==> flow/design.v <==
module count_fifo #(   
    parameter DATA_WIDTH = 8,
    parameter FIFO_DEPTH = 4
) (
    input logic clk,
    input logic rst,
    input logic wr_en,
    input logic rd_en,
    input logic [DATA_WIDTH-1:0] wdata,
    output logic [DATA_WIDTH-1:0] rdata,
    output logic full,
    output logic empty
);
  localparam ADDR_WIDTH = $clog2(FIFO_DEPTH);
  logic [DATA_WIDTH-1:0] fifo_mem[FIFO_DEPTH];
  logic [ADDR_WIDTH-1:0] write_ptr, read_ptr;
  logic [ADDR_WIDTH:0] fifo_count;
  always_ff @(posedge clk) begin
    if (rst) begin
      write_ptr  <= 0;
      read_ptr   <= 0;
      fifo_count <= 0;
    end else begin
      case ({
        wr_en, rd_en
      })
        2'b10:   fifo_count <= fifo_count + 1;
        2'b01:   fifo_count <= fifo_count - 1;
        default: fifo_count <= fifo_count;
      endcase
      if (wr_en && !full) begin
        fifo_mem[write_ptr] <= wdata;
        write_ptr <= write_ptr + 1;
      end
      if (rd_en && !empty) begin
        rdata <= fifo_mem[read_ptr];
        read_ptr <= read_ptr + 1;
      end
    end
  end
  assign full  = (fifo_count == FIFO_DEPTH);
  assign empty = (fifo_count == 0);
endmodule
module le_fifo #(
    parameter DATA_WIDTH = 8,
    parameter FIFO_DEPTH = 4
) (
    input logic clk,
    input logic rst,
    input logic wr_en,
    input logic rd_en,
    input logic [DATA_WIDTH-1:0] wdata,
    output logic [DATA_WIDTH-1:0] rdata,
    output logic full,
    output logic empty
);
  localparam ADDR_WIDTH = $clog2(FIFO_DEPTH);
  logic [DATA_WIDTH-1:0] fifo_mem[FIFO_DEPTH];
  logic [ADDR_WIDTH-1:0] write_ptr, read_ptr;
  always_ff @(posedge clk) begin
    if (rst) begin
      write_ptr <= 0;
      read_ptr  <= 0;
    end else begin
      if (wr_en && !full) begin
        fifo_mem[write_ptr] <= wdata;
        write_ptr <= write_ptr + 1;
      end
      if (rd_en && !empty) begin
        rdata <= fifo_mem[read_ptr];
        read_ptr <= read_ptr + 1;
      end
    end
  end
  assign full  = ((write_ptr + 1'b1) == read_ptr);
  assign empty = (write_ptr == read_ptr);
endmodule
module wbit_fifo #(
    parameter DATA_WIDTH = 8,
    parameter FIFO_DEPTH = 4
) (
    input logic clk,
    input logic rst,
    input logic wr_en,
    input logic rd_en,
    input logic [DATA_WIDTH-1:0] wdata,
    output logic [DATA_WIDTH-1:0] rdata,
    output logic full,
    output logic empty
);
  localparam ADDR_WIDTH = $clog2(FIFO_DEPTH);
  logic [DATA_WIDTH-1:0] fifo_mem[FIFO_DEPTH];
  logic [ADDR_WIDTH:0] write_ptr, read_ptr;
  logic wrap_around;
  always_ff @(posedge clk) begin
    if (rst) begin
      write_ptr <= 0;
      read_ptr  <= 0;
    end else begin
      if (wr_en && !full) begin
        fifo_mem[write_ptr[ADDR_WIDTH-1:0]] <= wdata;
        write_ptr <= write_ptr + 1;
      end
      if (rd_en && !empty) begin
        rdata <= fifo_mem[read_ptr[ADDR_WIDTH-1:0]];
        read_ptr <= read_ptr + 1;
      end
    end
  end
  assign wrap_around = (write_ptr[ADDR_WIDTH] ^ read_ptr[ADDR_WIDTH]);
  assign full = wrap_around & (write_ptr[ADDR_WIDTH-1:0] == read_ptr[ADDR_WIDTH-1:0]);
  assign empty = (write_ptr == read_ptr);
endmodule
module uart_tx #(
    parameter DATA_WIDTH = 8,
    parameter FIFO_DEPTH = 16
) (
    input logic clk_i,
    input logic rst_ni,
    input logic [15:0] baud_div_i,
    input logic tx_we_i,      
    input logic tx_en_i,      
    input logic [DATA_WIDTH-1:0] din_i,  
    output logic empty_o,   
    output logic full_o,    
    output logic tx_bit_o   
);
  localparam COUNTER_WIDTH = $clog2(DATA_WIDTH);
  logic                     rd_en;   
  logic [   DATA_WIDTH-1:0] data;   
  logic [   DATA_WIDTH-1:0] data_q;   
  logic [COUNTER_WIDTH-1:0] bit_counter;   
  logic [             15:0] baud_counter;   
  typedef enum logic [1:0] {
    IDLE,            
    SENDING_START,   
    SENDING_DATA,    
    SENDING_STOP     
  } state_t;
  state_t state, next_state;
  wbit_fifo #(
      .DATA_WIDTH(DATA_WIDTH),
      .FIFO_DEPTH(FIFO_DEPTH)
  ) tx_buffer (
      .clk  (clk_i),
      .rst  (!rst_ni),
      .wr_en(tx_we_i),
      .rd_en(rd_en),
      .wdata(din_i),
      .rdata(data),
      .full (full_o),
      .empty(empty_o)
  );
  always_comb begin
    next_state = state;
    rd_en = 1'b0;   
    unique case (state)
      IDLE: begin
        if (tx_en_i && !empty_o) begin
          rd_en = 1'b1;
          next_state = SENDING_START;
        end
      end
      SENDING_START: begin
        if (baud_counter == baud_div_i - 1) begin
          next_state = SENDING_DATA;
        end
      end
      SENDING_DATA: begin
        if (baud_counter == baud_div_i - 1 && bit_counter == DATA_WIDTH - 1) begin
          next_state = SENDING_STOP;
        end
      end
      SENDING_STOP: begin
        if (baud_counter == baud_div_i - 1) begin
          if (tx_en_i && !empty_o) begin
            rd_en = 1'b1;
            next_state = SENDING_START;
          end else begin
            next_state = IDLE;
          end
        end
      end
    endcase
    case (state)
      IDLE:          tx_bit_o = 1'b1;
      SENDING_START: tx_bit_o = 1'b0;
      SENDING_DATA:  tx_bit_o = data_q[bit_counter];
      SENDING_STOP:  tx_bit_o = 1'b1;
      default:       tx_bit_o = 1'b1;
    endcase
  end
  always_ff @(posedge clk_i or negedge rst_ni) begin
    if (!rst_ni) begin
      state <= IDLE;
      baud_counter <= 0;
      bit_counter <= 0;
      data_q <= '1;
    end else begin
      state <= next_state;
      if (state == IDLE) begin
        baud_counter <= 0;
      end else if (baud_counter == baud_div_i - 1) begin
        baud_counter <= 0;
      end else begin
        baud_counter <= baud_counter + 1;
      end
      if (baud_counter == baud_div_i - 1) begin
        case (state)
          IDLE: begin
            bit_counter <= 0;
          end
          SENDING_START: begin
            bit_counter <= 0;
            data_q <= data;
          end
          SENDING_DATA: begin
            if (bit_counter < DATA_WIDTH - 1) begin
              bit_counter <= bit_counter + 1;
            end
          end
          SENDING_STOP: begin
            bit_counter <= 0;
          end
          default: ;
        endcase
      end
    end
  end
endmodule
module uart_rx #(
    parameter DATA_WIDTH = 8,
    parameter FIFO_DEPTH = 16
) (
    input logic        clk_i,        
    input logic        rst_ni,       
    input logic [15:0] baud_div_i,   
    input logic        rx_re_i,      
    input logic        rx_en_i,      
    input logic        rx_bit_i,     
    output logic [DATA_WIDTH-1:0] dout_o,   
    output logic                  full_o,   
    output logic                  empty_o   
);
  localparam COUNTER_WIDTH = $clog2(DATA_WIDTH + 1);
  logic [   DATA_WIDTH-1:0] rx_data_reg;   
  logic [COUNTER_WIDTH-1:0] bit_counter;   
  logic [             15:0] baud_counter;   
  typedef enum logic [1:0] {
    IDLE,   
    START_BIT,   
    DATA_BITS,   
    STOP_BIT   
  } state_t;
  state_t state, next_state;
  logic mid_tick;
  logic end_tick;
  logic rx_we;
  assign mid_tick = (baud_counter == (baud_div_i >> 1));
  assign end_tick = (baud_counter == baud_div_i);
  wbit_fifo #(
      .DATA_WIDTH(DATA_WIDTH),
      .FIFO_DEPTH(FIFO_DEPTH)
  ) rx_buffer (
      .clk  (clk_i),
      .rst  (!rst_ni),
      .wr_en(rx_we),
      .rd_en(rx_re_i),
      .wdata(rx_data_reg),
      .rdata(dout_o),
      .full (full_o),
      .empty(empty_o)
  );
  assign rx_we = (state == STOP_BIT) && end_tick;
  always_comb begin
    next_state = state;
    unique case (state)
      IDLE: begin
        if (rx_en_i && !rx_bit_i && !full_o) begin
          next_state = START_BIT;
        end
      end
      START_BIT: begin
        if (mid_tick) begin
          if (!rx_bit_i) begin
            next_state = DATA_BITS;
          end else begin
            next_state = IDLE;
          end
        end
      end
      DATA_BITS: begin
        if (mid_tick && bit_counter == DATA_WIDTH - 1) begin
          next_state = STOP_BIT;
        end
      end
      STOP_BIT: begin
        if (mid_tick) begin
          if (rx_bit_i == 1'b1) begin
            next_state = IDLE;
          end
        end
      end
    endcase
  end
  always_ff @(posedge clk_i or negedge rst_ni) begin
    if (!rst_ni) begin
      state    <= IDLE;
      baud_counter <= '0;
      bit_counter <= '0;
      rx_data_reg <= '0;
    end else begin
      state <= next_state;
      if (state == IDLE || end_tick) begin
        baud_counter <= '0;
      end else begin
        baud_counter <= baud_counter + 1'b1;
      end
      if (mid_tick) begin
        if (state == DATA_BITS) begin
          rx_data_reg[bit_counter] <= rx_bit_i;
          if (bit_counter < DATA_WIDTH - 1) begin
            bit_counter <= bit_counter + 1'b1;
          end
        end else if (state == START_BIT) begin
          bit_counter <= '0;
        end
      end
    end
  end
endmodule
module uart #(
    parameter DATA_WIDTH = 8,
    parameter FIFO_DEPTH = 16
) (
    input  logic        clk_i,        
    input  logic        rst_ni,       
    input  logic        stb_i,        
    input  logic [ 1:0] adr_i,        
    input  logic [ 3:0] byte_sel_i,   
    input  logic        we_i,         
    input  logic [31:0] dat_i,        
    output logic [31:0] dat_o,        
    input  logic        uart_rx_i,    
    output logic        uart_tx_o     
);
  logic                                                                                                               [          15:0] baud_div_reg;   
  logic                                                                                                                                tx_en_reg;   
  logic                                                                                                                                rx_en_reg;   
  logic                                                                                                                                tx_full_o;   
  logic                                                                                                                                tx_empty_o;   
  logic                                                                                                                                rx_full_o;   
  logic                                                                                                                                rx_empty_o;   
  logic                                                                                                                                rx_frame_error;   
  logic                                                                                                                                tx_we_o;   
  logic                                                                                                                                rx_re_o;   
  logic                                                                                                               [DATA_WIDTH-1:0] dout_o;   
  logic                                                                                                               [          31:0] rdata;
  logic                                                                                                                                rd_state;
  assign rx_frame_error = 1'b0;
  enum logic [1:0] {UART_BAUD_ADDR = 2'b00, UART_CTRL_ADDR = 2'b01, UART_STATUS_ADDR = 2'b10, UART_DATA_ADDR = 2'b11}                  uart_reg_e;
  uart_tx #(
      .DATA_WIDTH(DATA_WIDTH),
      .FIFO_DEPTH(FIFO_DEPTH)
  ) uart_tx_inst (
      .clk_i     (clk_i),
      .rst_ni    (rst_ni),
      .baud_div_i(baud_div_reg),
      .tx_we_i   (tx_we_o),
      .tx_en_i   (tx_en_reg),
      .din_i     (dat_i[DATA_WIDTH-1:0]),
      .full_o    (tx_full_o),
      .empty_o   (tx_empty_o),
      .tx_bit_o  (uart_tx_o)
  );
  uart_rx #(
      .DATA_WIDTH(DATA_WIDTH),
      .FIFO_DEPTH(FIFO_DEPTH)
  ) uart_rx_inst (
      .clk_i     (clk_i),
      .rst_ni    (rst_ni),
      .baud_div_i(baud_div_reg),
      .rx_re_i   (rx_re_o),
      .rx_en_i   (rx_en_reg),
      .dout_o    (dout_o),
      .full_o    (rx_full_o),
      .empty_o   (rx_empty_o),
      .rx_bit_i  (uart_rx_i)
  );
  always_ff @(posedge clk_i) begin
    if (!rst_ni) begin
      baud_div_reg <= 16'd0;
      tx_en_reg    <= 1'b0;
      rx_en_reg    <= 1'b0;
    end else if (stb_i && we_i) begin
      unique case (adr_i)
        UART_BAUD_ADDR: begin
          if (byte_sel_i[0] || byte_sel_i[1]) baud_div_reg <= dat_i[15:0];
        end
        UART_CTRL_ADDR: begin
          if (byte_sel_i[0]) begin
            tx_en_reg <= dat_i[0];
            rx_en_reg <= dat_i[1];
          end
        end
        default: ;   
      endcase
    end
  end
  always_comb begin
    tx_we_o = 1'b0;
    rx_re_o = 1'b0;
    if (stb_i) begin
      unique case (adr_i)
        UART_DATA_ADDR: begin
          if (we_i) begin
            tx_we_o = ~tx_full_o;
          end else begin
            rx_re_o = ~rx_empty_o;
          end
        end
        default: ;
      endcase
    end
  end
  always_ff @(posedge clk_i) begin
    if (!rst_ni) begin
      rdata <= '0;
      rd_state <= '0;
    end else begin
      rdata <= rdata;
      rd_state <= stb_i && adr_i == UART_DATA_ADDR && !we_i && !rx_empty_o;
      if (stb_i) begin
        unique case (adr_i)
          UART_BAUD_ADDR:   rdata <= {16'b0, baud_div_reg};
          UART_CTRL_ADDR:   rdata <= {29'b0, rx_en_reg, tx_en_reg};
          UART_STATUS_ADDR: rdata <= {27'b0, rx_frame_error, rx_empty_o, rx_full_o, tx_empty_o, tx_full_o};
          default:          rdata <= '0;
        endcase
      end
    end
  end
  assign dat_o = rd_state ? {{(32 - DATA_WIDTH) {1'b0}}, dout_o} : rdata;
endmodule
Step by step through the tools: uart
The steps from the RTL of uart to its reports follow in flow order.
Line numbers count from 1 in the design file above.
Operators carry their Yosys type and port widths (W data, S select, Z words).
Cell names lack the library's common part.
The mark n/a stands for no value.
Inputs
  design top: uart
  clock port: clk_i
  standard-cell library: sky130hd
  library corner: tt_025C_1v80

Word level
Source: Yosys, flattened and elaborated, memories not mapped. Widths are those after wreduce. Registers that Yosys merges into a memory's read port (data or address) are not register bits. Print and check cells do not count.
Yosys's memory passes give these memory sizes; they may raise the number of words (mostly to a power of two), join words into wider ones and drop unused or constant bits.
Word-level totals
  register bits after elaboration: 130
  RAM bits: 256
  cells after elaboration: 157
  clocked read ports x word width: 16
  memories kept: 2
Memory list
  uart_rx_inst.rx_buffer.fifo_mem: words 16, bits a word 8, read ports 1, wr ports 1, line 92  | logic [DATA_WIDTH-1:0] fifo_mem[FIFO_DEPTH];
  uart_tx_inst.tx_buffer.fifo_mem: words 16, bits a word 8, read ports 1, wr ports 1, line 92
Cells by class
  magnitude comparators: 2
  shift-type cells: 3
  reduce/logical cells: 40
  eq/ne operators: 29
  mux-type cells: 45
  bitwise gates (word level): 9
  $add $sub $neg: 10
Operators with widths (number)
  $pmux W16 S3: 1
  $mux W16: 3
  $add A16 B1 Y16 const B: 2
  $eq A16 B32 Y1: 1
  $mux W32: 1
  $mux W8: 4
  $mux W4: 7
  $add A5 B1 Y5 const B: 4
  $mux W2: 10
  $ne A2 B1 Y1 const B: 9
  $sub A16 B1 Y17 const B: 1
  $eq A16 B15 Y1: 1
  $eq A16 B16 Y1: 1
  $pmux W2 S4: 2
  $logic_and A1 B1 Y1: 14
  $mux W1: 13
  $eq A2 B2 Y1 const B: 6
  $reduce_and A3 Y1: 4
  $eq A5 B5 Y1: 2
  $shift A1 B5 Y8: 1
  $shift A1 B5 Y8 const A: 1
  $reduce_and A2 Y1: 4
  $eq A4 B4 Y1: 2
  $shiftx A8 B3 Y1: 1
  $and A8 B8 Y8: 1
  $or A8 B8 Y8: 1
  $not A8 Y8: 1
  $logic_not A1 Y1: 6
Not listed: further kinds 22, cells in them 34.

Depth
Yosys ltp: most cells in a row. Word level: on the elaborated netlist, between registers, memories and ports. Mapped: between sequential cells and ports; inverters and the memories' decode and read muxes count.
Depth
  depth after elaboration: 9
  ABC_AREA: 0
  gate-level depth with buffers: 14
  gate-level depth less buffers: 10

Mapped cells and area
The flow's flattened synthesis, as Yosys stat reports it; memories are mapped. The netlist is that of the ABC_AREA named above (0 if unset); the other value can give another one.
Mapped netlist
  buffer cells: 92
  standard cells after synthesis: 1211
  flip-flops: 390
  cell area after synthesis: 17207.8 um^2
Cells by type
  edfxtp_1: number 272, total area 8.17E+03 um^2
  mux4_2: number 82, total area 1.85E+03 um^2
  dfrtp_1: number 53, total area 1.33E+03 um^2
  dfxtp_1: number 55, total area 1.1E+03 um^2
  xnor2_1: number 67, total area 586.813 um^2
  nand2_1: number 93, total area 349.085 um^2
  nor2_1: number 84, total area 315.302 um^2
  xor2_1: number 31, total area 271.51 um^2
  dfstp_2: number 10, total area 262.752 um^2
  ha_1: number 20, total area 250.24 um^2
  nor2b_1: number 36, total area 225.216 um^2
  clkbuf_1: number 59, total area 221.462 um^2
  mux2_2: number 17, total area 191.434 um^2
  nand3_1: number 35, total area 175.168 um^2
  a21boi_0: number 20, total area 150.144 um^2
  mux2i_1: number 15, total area 150.144 um^2
  buf_4: number 19, total area 142.637 um^2
  nand4_1: number 22, total area 137.632 um^2
Not listed: further types 42, cells in them 221.
By module: a second synthesis without flattening, with its own total; a netlist apart from the flattened one above.
Unflattened totals
  cell total of the unflattened synthesis: 1260
  area total of the unflattened synthesis: 17864.6 um^2
Each row is one instance without its submodules.
Modules
  wbit_fifo: instances 2, cells 315, area 5992.0 um^2
  uart_tx: instances 1, cells 223, area 2132.0 um^2
  uart_rx: instances 1, cells 208, area 1981.9 um^2
  uart: instances 1, cells 199, area 1766.7 um^2

Timing after synthesis
Source: OpenSTA report_checks on the synthesized netlist (no wires, ideal clock, input and output delay 20% of the period each), path of least setup slack; recovery checks are left aside. Register names are those of the netlist, which keeps one name where synthesis merged equal registers.
Timing after synthesis
  path type: input to register
  start: input adr_i[1]
  end: memory uart_tx_inst.tx_buffer.fifo_mem[0][0]
  stages: 5
  launch time at the first pin: 2.000 ns
  path buffers: 1
  arrival: 3.400 ns
  clock period: 10.0 ns
  path slack: 6.230 ns
  external input delay: 2.000 ns
  data required time: 9.630 ns
  delay of the path: 1.770 ns
  synthesis period reached: 3.77 ns
"delay of the path" = arrival - input delay + setup time.
"stages" counts driving pins, that of a launching flip-flop among them; a cell with two outputs on the path counts twice.
"synthesis period reached" is the clock period less the worst setup slack; recovery checks do not enter. This is arithmetic on one report: input and output delays are still those of the set period (20% each).
The rows between start and end are the longest chain of elaborated cells between them; the timing report does not say that the signal goes this way. Where chains are equally long, one stands for them.
A line is the first line of the expression or statement that the cell stems from. Yosys adds cells for indexed reads and writes and turns some case tables into memories.
Only ways into the end's enable, where the timed path ends, are counted here.
Between the ends, after synthesis
  cells stage by stage: clkbuf_1 and3_1 o211ai_1 or3_1 nor2_1
  length of the longest elaborated chain: 6
RTL lines, path after synthesis
  start, declared: line 339  | input  logic [ 1:0] adr_i,
  $eq A2 B2 Y1: line 414  | unique case (adr_i)
  $mux W1: line 414
  $mux W1: line 413  | if (stb_i) begin
  $logic_and A1 B1 Y1: line 100  | if (wr_en && !full) begin
  $mux W4: line 100
  $mux W4: line 96  | if (rst) begin
  end, declared: line 92  | logic [DATA_WIDTH-1:0] fifo_mem[FIFO_DEPTH];

Timing after layout
Path of least setup slack in the final report of entry A (OpenROAD, finished layout, wires in). Where an end is a register, its clock arrival counts in the times.
Timing post-layout
  path type: register to output
  start: register rd_state
  end: output dat_o[2]
  path buffers: 3
  arrival: 2.70 ns
  clock period: 10.0 ns
  launch time at the first pin: 0.57 ns
  stages: 6
  data required time: 8.00 ns
  path slack: 5.30 ns
  output delay: 2.00 ns
The rows between start and end are the longest chain of elaborated cells between them; the timing report does not say that the signal goes this way. Where chains are equally long, one stands for them.
Between the ends, post-layout
  cells stage by stage: dfxtp_1 clkbuf_1 clkbuf_1 nand2_1 o21ai_0 clkdlybuf4s50_1
  length of the longest elaborated chain: 1
RTL lines, path post-layout
  start, declared: line 359  | logic ...
  start, assigned: line 429  | rd_state <= '0;
  start, assigned: line 432  | rd_state <= stb_i && adr_i == UART_DATA_ADDR && !we_i && !rx_empty_o;
  $mux W32: line 443  | assign dat_o = rd_state ? {{(32 - DATA_WIDTH) {1'b0}}, dout_o} : rdata;
  end, declared: line 343  | output logic [31:0] dat_o,

Ticket comment

uart through Yosys and OpenROAD on sky130hd: 4 stored runs, unordered, with their settings and measured results. The constraints put input and output delay at 20% of the set period each and load the outputs with 0.01 pF.
"achieved clock period (ns)": clock period set for the run, less the worst setup slack. It is reckoned from that one timing run; input and output delays stay at 20% of the period that was set.
By "worst setup path time (ns)" is meant the share of the clock period that the worst setup path is allowed (20% is reserved at inputs, 20% at outputs), minus its slack. Clock arrival times at its registers enter into it.
By "finish__power__total" is meant OpenSTA's value without simulated activity: inputs other than the clock are taken to toggle once in ten clock periods, and the tool carries that through the logic.

Flow files of entry A
==> flow/run.sh <==
#!/bin/bash
# the make line also repeats the synthesis and layout settings of config.mk as NAME=value (left out here)
make -C /OpenROAD-flow-scripts/flow DESIGN_CONFIG=/design/flow/config.mk WORK_HOME=/design/flow/orfs CLKGATE_MAP_FILE= finish
==> flow/config.mk <==
export PLATFORM = sky130hd
export DESIGN_NAME = uart
export DESIGN_NICKNAME = uart
export VERILOG_FILES = /design/flow/design.v
export SDC_FILE = /design/flow/constraint.sdc
export NUM_CORES = 4
export LEC_CHECK = 0
export CAP_MARGIN = 20
export CELL_PAD_IN_SITES_GLOBAL_PLACEMENT = 1
export CORE_MARGIN = 2
export CORE_UTILIZATION = 40
export GPL_TIMING_DRIVEN = 0
export SETUP_SLACK_MARGIN = 1.89
export SLEW_MARGIN = 15
export TNS_END_PERCENT = 70
==> flow/constraint.sdc <==
create_clock -name core_clock -period 10.0 [get_ports {clk_i}]
set_input_delay 2.0000 -clock core_clock [delete_from_list [all_inputs] [get_ports {clk_i}]]
set_output_delay 2.0000 -clock core_clock [all_outputs]
set_load 0.01 [all_outputs]

report of entry A
yosys chip area after synthesis (um^2): 17207.8
finish__design__die__area: 44694.2
finish__design__instance__area__stdcell: 19807.7
finish__design__instance__utilization: 0.4691
finish__timing__setup__ws: 5.301
finish__timing__setup__tns: 0.000
finish__timing__hold__ws: 0.478
finish__power__total: 3.858e-03
achieved clock period (ns): 4.699
worst setup path time (ns): 2.70
worst setup path kind: register to output

Flow files of entry B
==> flow/run.sh <==
#!/bin/bash
# the make line also repeats the synthesis and layout settings of config.mk as NAME=value (left out here)
make -C /OpenROAD-flow-scripts/flow DESIGN_CONFIG=/design/flow/config.mk WORK_HOME=/design/flow/orfs CLKGATE_MAP_FILE= finish
==> flow/config.mk <==
export PLATFORM = sky130hd
export DESIGN_NAME = uart
export DESIGN_NICKNAME = uart
export VERILOG_FILES = /design/flow/design.v
export SDC_FILE = /design/flow/constraint.sdc
export NUM_CORES = 4
export LEC_CHECK = 0
export ABC_AREA = 1
export CAP_MARGIN = 25
export CORE_MARGIN = 2
export CORE_UTILIZATION = 40
export CTS_CLUSTER_DIAMETER = 123
export MAX_ROUTING_LAYER = met4
export MIN_ROUTING_LAYER = met1
export PLACE_DENSITY_LB_ADDON = 0.07
export SETUP_SLACK_MARGIN = 0.77
export SLEW_MARGIN = 20
==> flow/constraint.sdc <==
create_clock -name core_clock -period 4.57 [get_ports {clk_i}]
set_input_delay 0.9140 -clock core_clock [delete_from_list [all_inputs] [get_ports {clk_i}]]
set_output_delay 0.9140 -clock core_clock [all_outputs]
set_load 0.01 [all_outputs]

report of entry B
yosys chip area after synthesis (um^2): 17687.0
finish__design__die__area: 45915.9
finish__design__instance__area__stdcell: 20089.3
finish__design__instance__utilization: 0.4573
finish__timing__setup__ws: 1.437
finish__timing__setup__tns: 0.000
finish__timing__hold__ws: 0.364
finish__power__total: 9.001e-03
achieved clock period (ns): 3.133
worst setup path time (ns): 3.13
worst setup path kind: register to register

Flow files of entry C
==> flow/run.sh <==
#!/bin/bash
# the make line also repeats the synthesis and layout settings of config.mk as NAME=value (left out here)
make -C /OpenROAD-flow-scripts/flow DESIGN_CONFIG=/design/flow/config.mk WORK_HOME=/design/flow/orfs CLKGATE_MAP_FILE= finish
==> flow/config.mk <==
export PLATFORM = sky130hd
export DESIGN_NAME = uart
export DESIGN_NICKNAME = uart
export VERILOG_FILES = /design/flow/design.v
export SDC_FILE = /design/flow/constraint.sdc
export NUM_CORES = 4
export LEC_CHECK = 0
export CAP_MARGIN = 25
export CELL_PAD_IN_SITES_DETAIL_PLACEMENT = 1
export CORE_MARGIN = 8
export CORE_UTILIZATION = 27
export GPL_ROUTABILITY_DRIVEN = 1
export GPL_TIMING_DRIVEN = 1
export MAX_ROUTING_LAYER = met4
export PLACE_DENSITY_LB_ADDON = 0.13
export SETUP_SLACK_MARGIN = 0.28
export SLEW_MARGIN = 20
export TNS_END_PERCENT = 45
==> flow/constraint.sdc <==
create_clock -name core_clock -period 4.16 [get_ports {clk_i}]
set_input_delay 0.8320 -clock core_clock [delete_from_list [all_inputs] [get_ports {clk_i}]]
set_output_delay 0.8320 -clock core_clock [all_outputs]
set_load 0.01 [all_outputs]

report of entry C
yosys chip area after synthesis (um^2): 17207.8
finish__design__die__area: 72065.4
finish__design__instance__area__stdcell: 20285.7
finish__design__instance__utilization: 0.3216
finish__timing__setup__ws: 0.509
finish__timing__setup__tns: 0.000
finish__timing__hold__ws: 0.228
finish__power__total: 9.375e-03
achieved clock period (ns): 3.651
worst setup path time (ns): 3.65
worst setup path kind: register to register

Flow files of entry D
==> flow/run.sh <==
#!/bin/bash
# the make line also repeats the synthesis and layout settings of config.mk as NAME=value (left out here)
make -C /OpenROAD-flow-scripts/flow DESIGN_CONFIG=/design/flow/config.mk WORK_HOME=/design/flow/orfs CLKGATE_MAP_FILE= finish
==> flow/config.mk <==
export PLATFORM = sky130hd
export DESIGN_NAME = uart
export DESIGN_NICKNAME = uart
export VERILOG_FILES = /design/flow/design.v
export SDC_FILE = /design/flow/constraint.sdc
export NUM_CORES = 4
export LEC_CHECK = 0
export ABC_AREA = 1
export CAP_MARGIN = 25
export CELL_PAD_IN_SITES_GLOBAL_PLACEMENT = 0
export CORE_ASPECT_RATIO = 0.57
export CORE_MARGIN = 2
export CORE_UTILIZATION = 22
export CTS_CLUSTER_DIAMETER = 215
export GPL_ROUTABILITY_DRIVEN = 0
export GPL_TIMING_DRIVEN = 1
export MAX_ROUTING_LAYER = met4
export MIN_ROUTING_LAYER = met1
export PLACE_DENSITY_LB_ADDON = 0.07
export SETUP_SLACK_MARGIN = 0.77
export SLEW_MARGIN = 20
export TNS_END_PERCENT = 15
==> flow/constraint.sdc <==
create_clock -name core_clock -period 4.57 [get_ports {clk_i}]
set_input_delay 0.9140 -clock core_clock [delete_from_list [all_inputs] [get_ports {clk_i}]]
set_output_delay 0.9140 -clock core_clock [all_outputs]
set_load 0.01 [all_outputs]

report of entry D
yosys chip area after synthesis (um^2): 17687.0
finish__design__die__area: 82770.6
finish__design__instance__area__stdcell: 20758.7
finish__design__instance__utilization: 0.2610
finish__timing__setup__ws: 1.214
finish__timing__setup__tns: 0.000
finish__timing__hold__ws: 0.182
finish__power__total: 8.882e-03
achieved clock period (ns): 3.356
worst setup path time (ns): 3.36
worst setup path kind: register to register
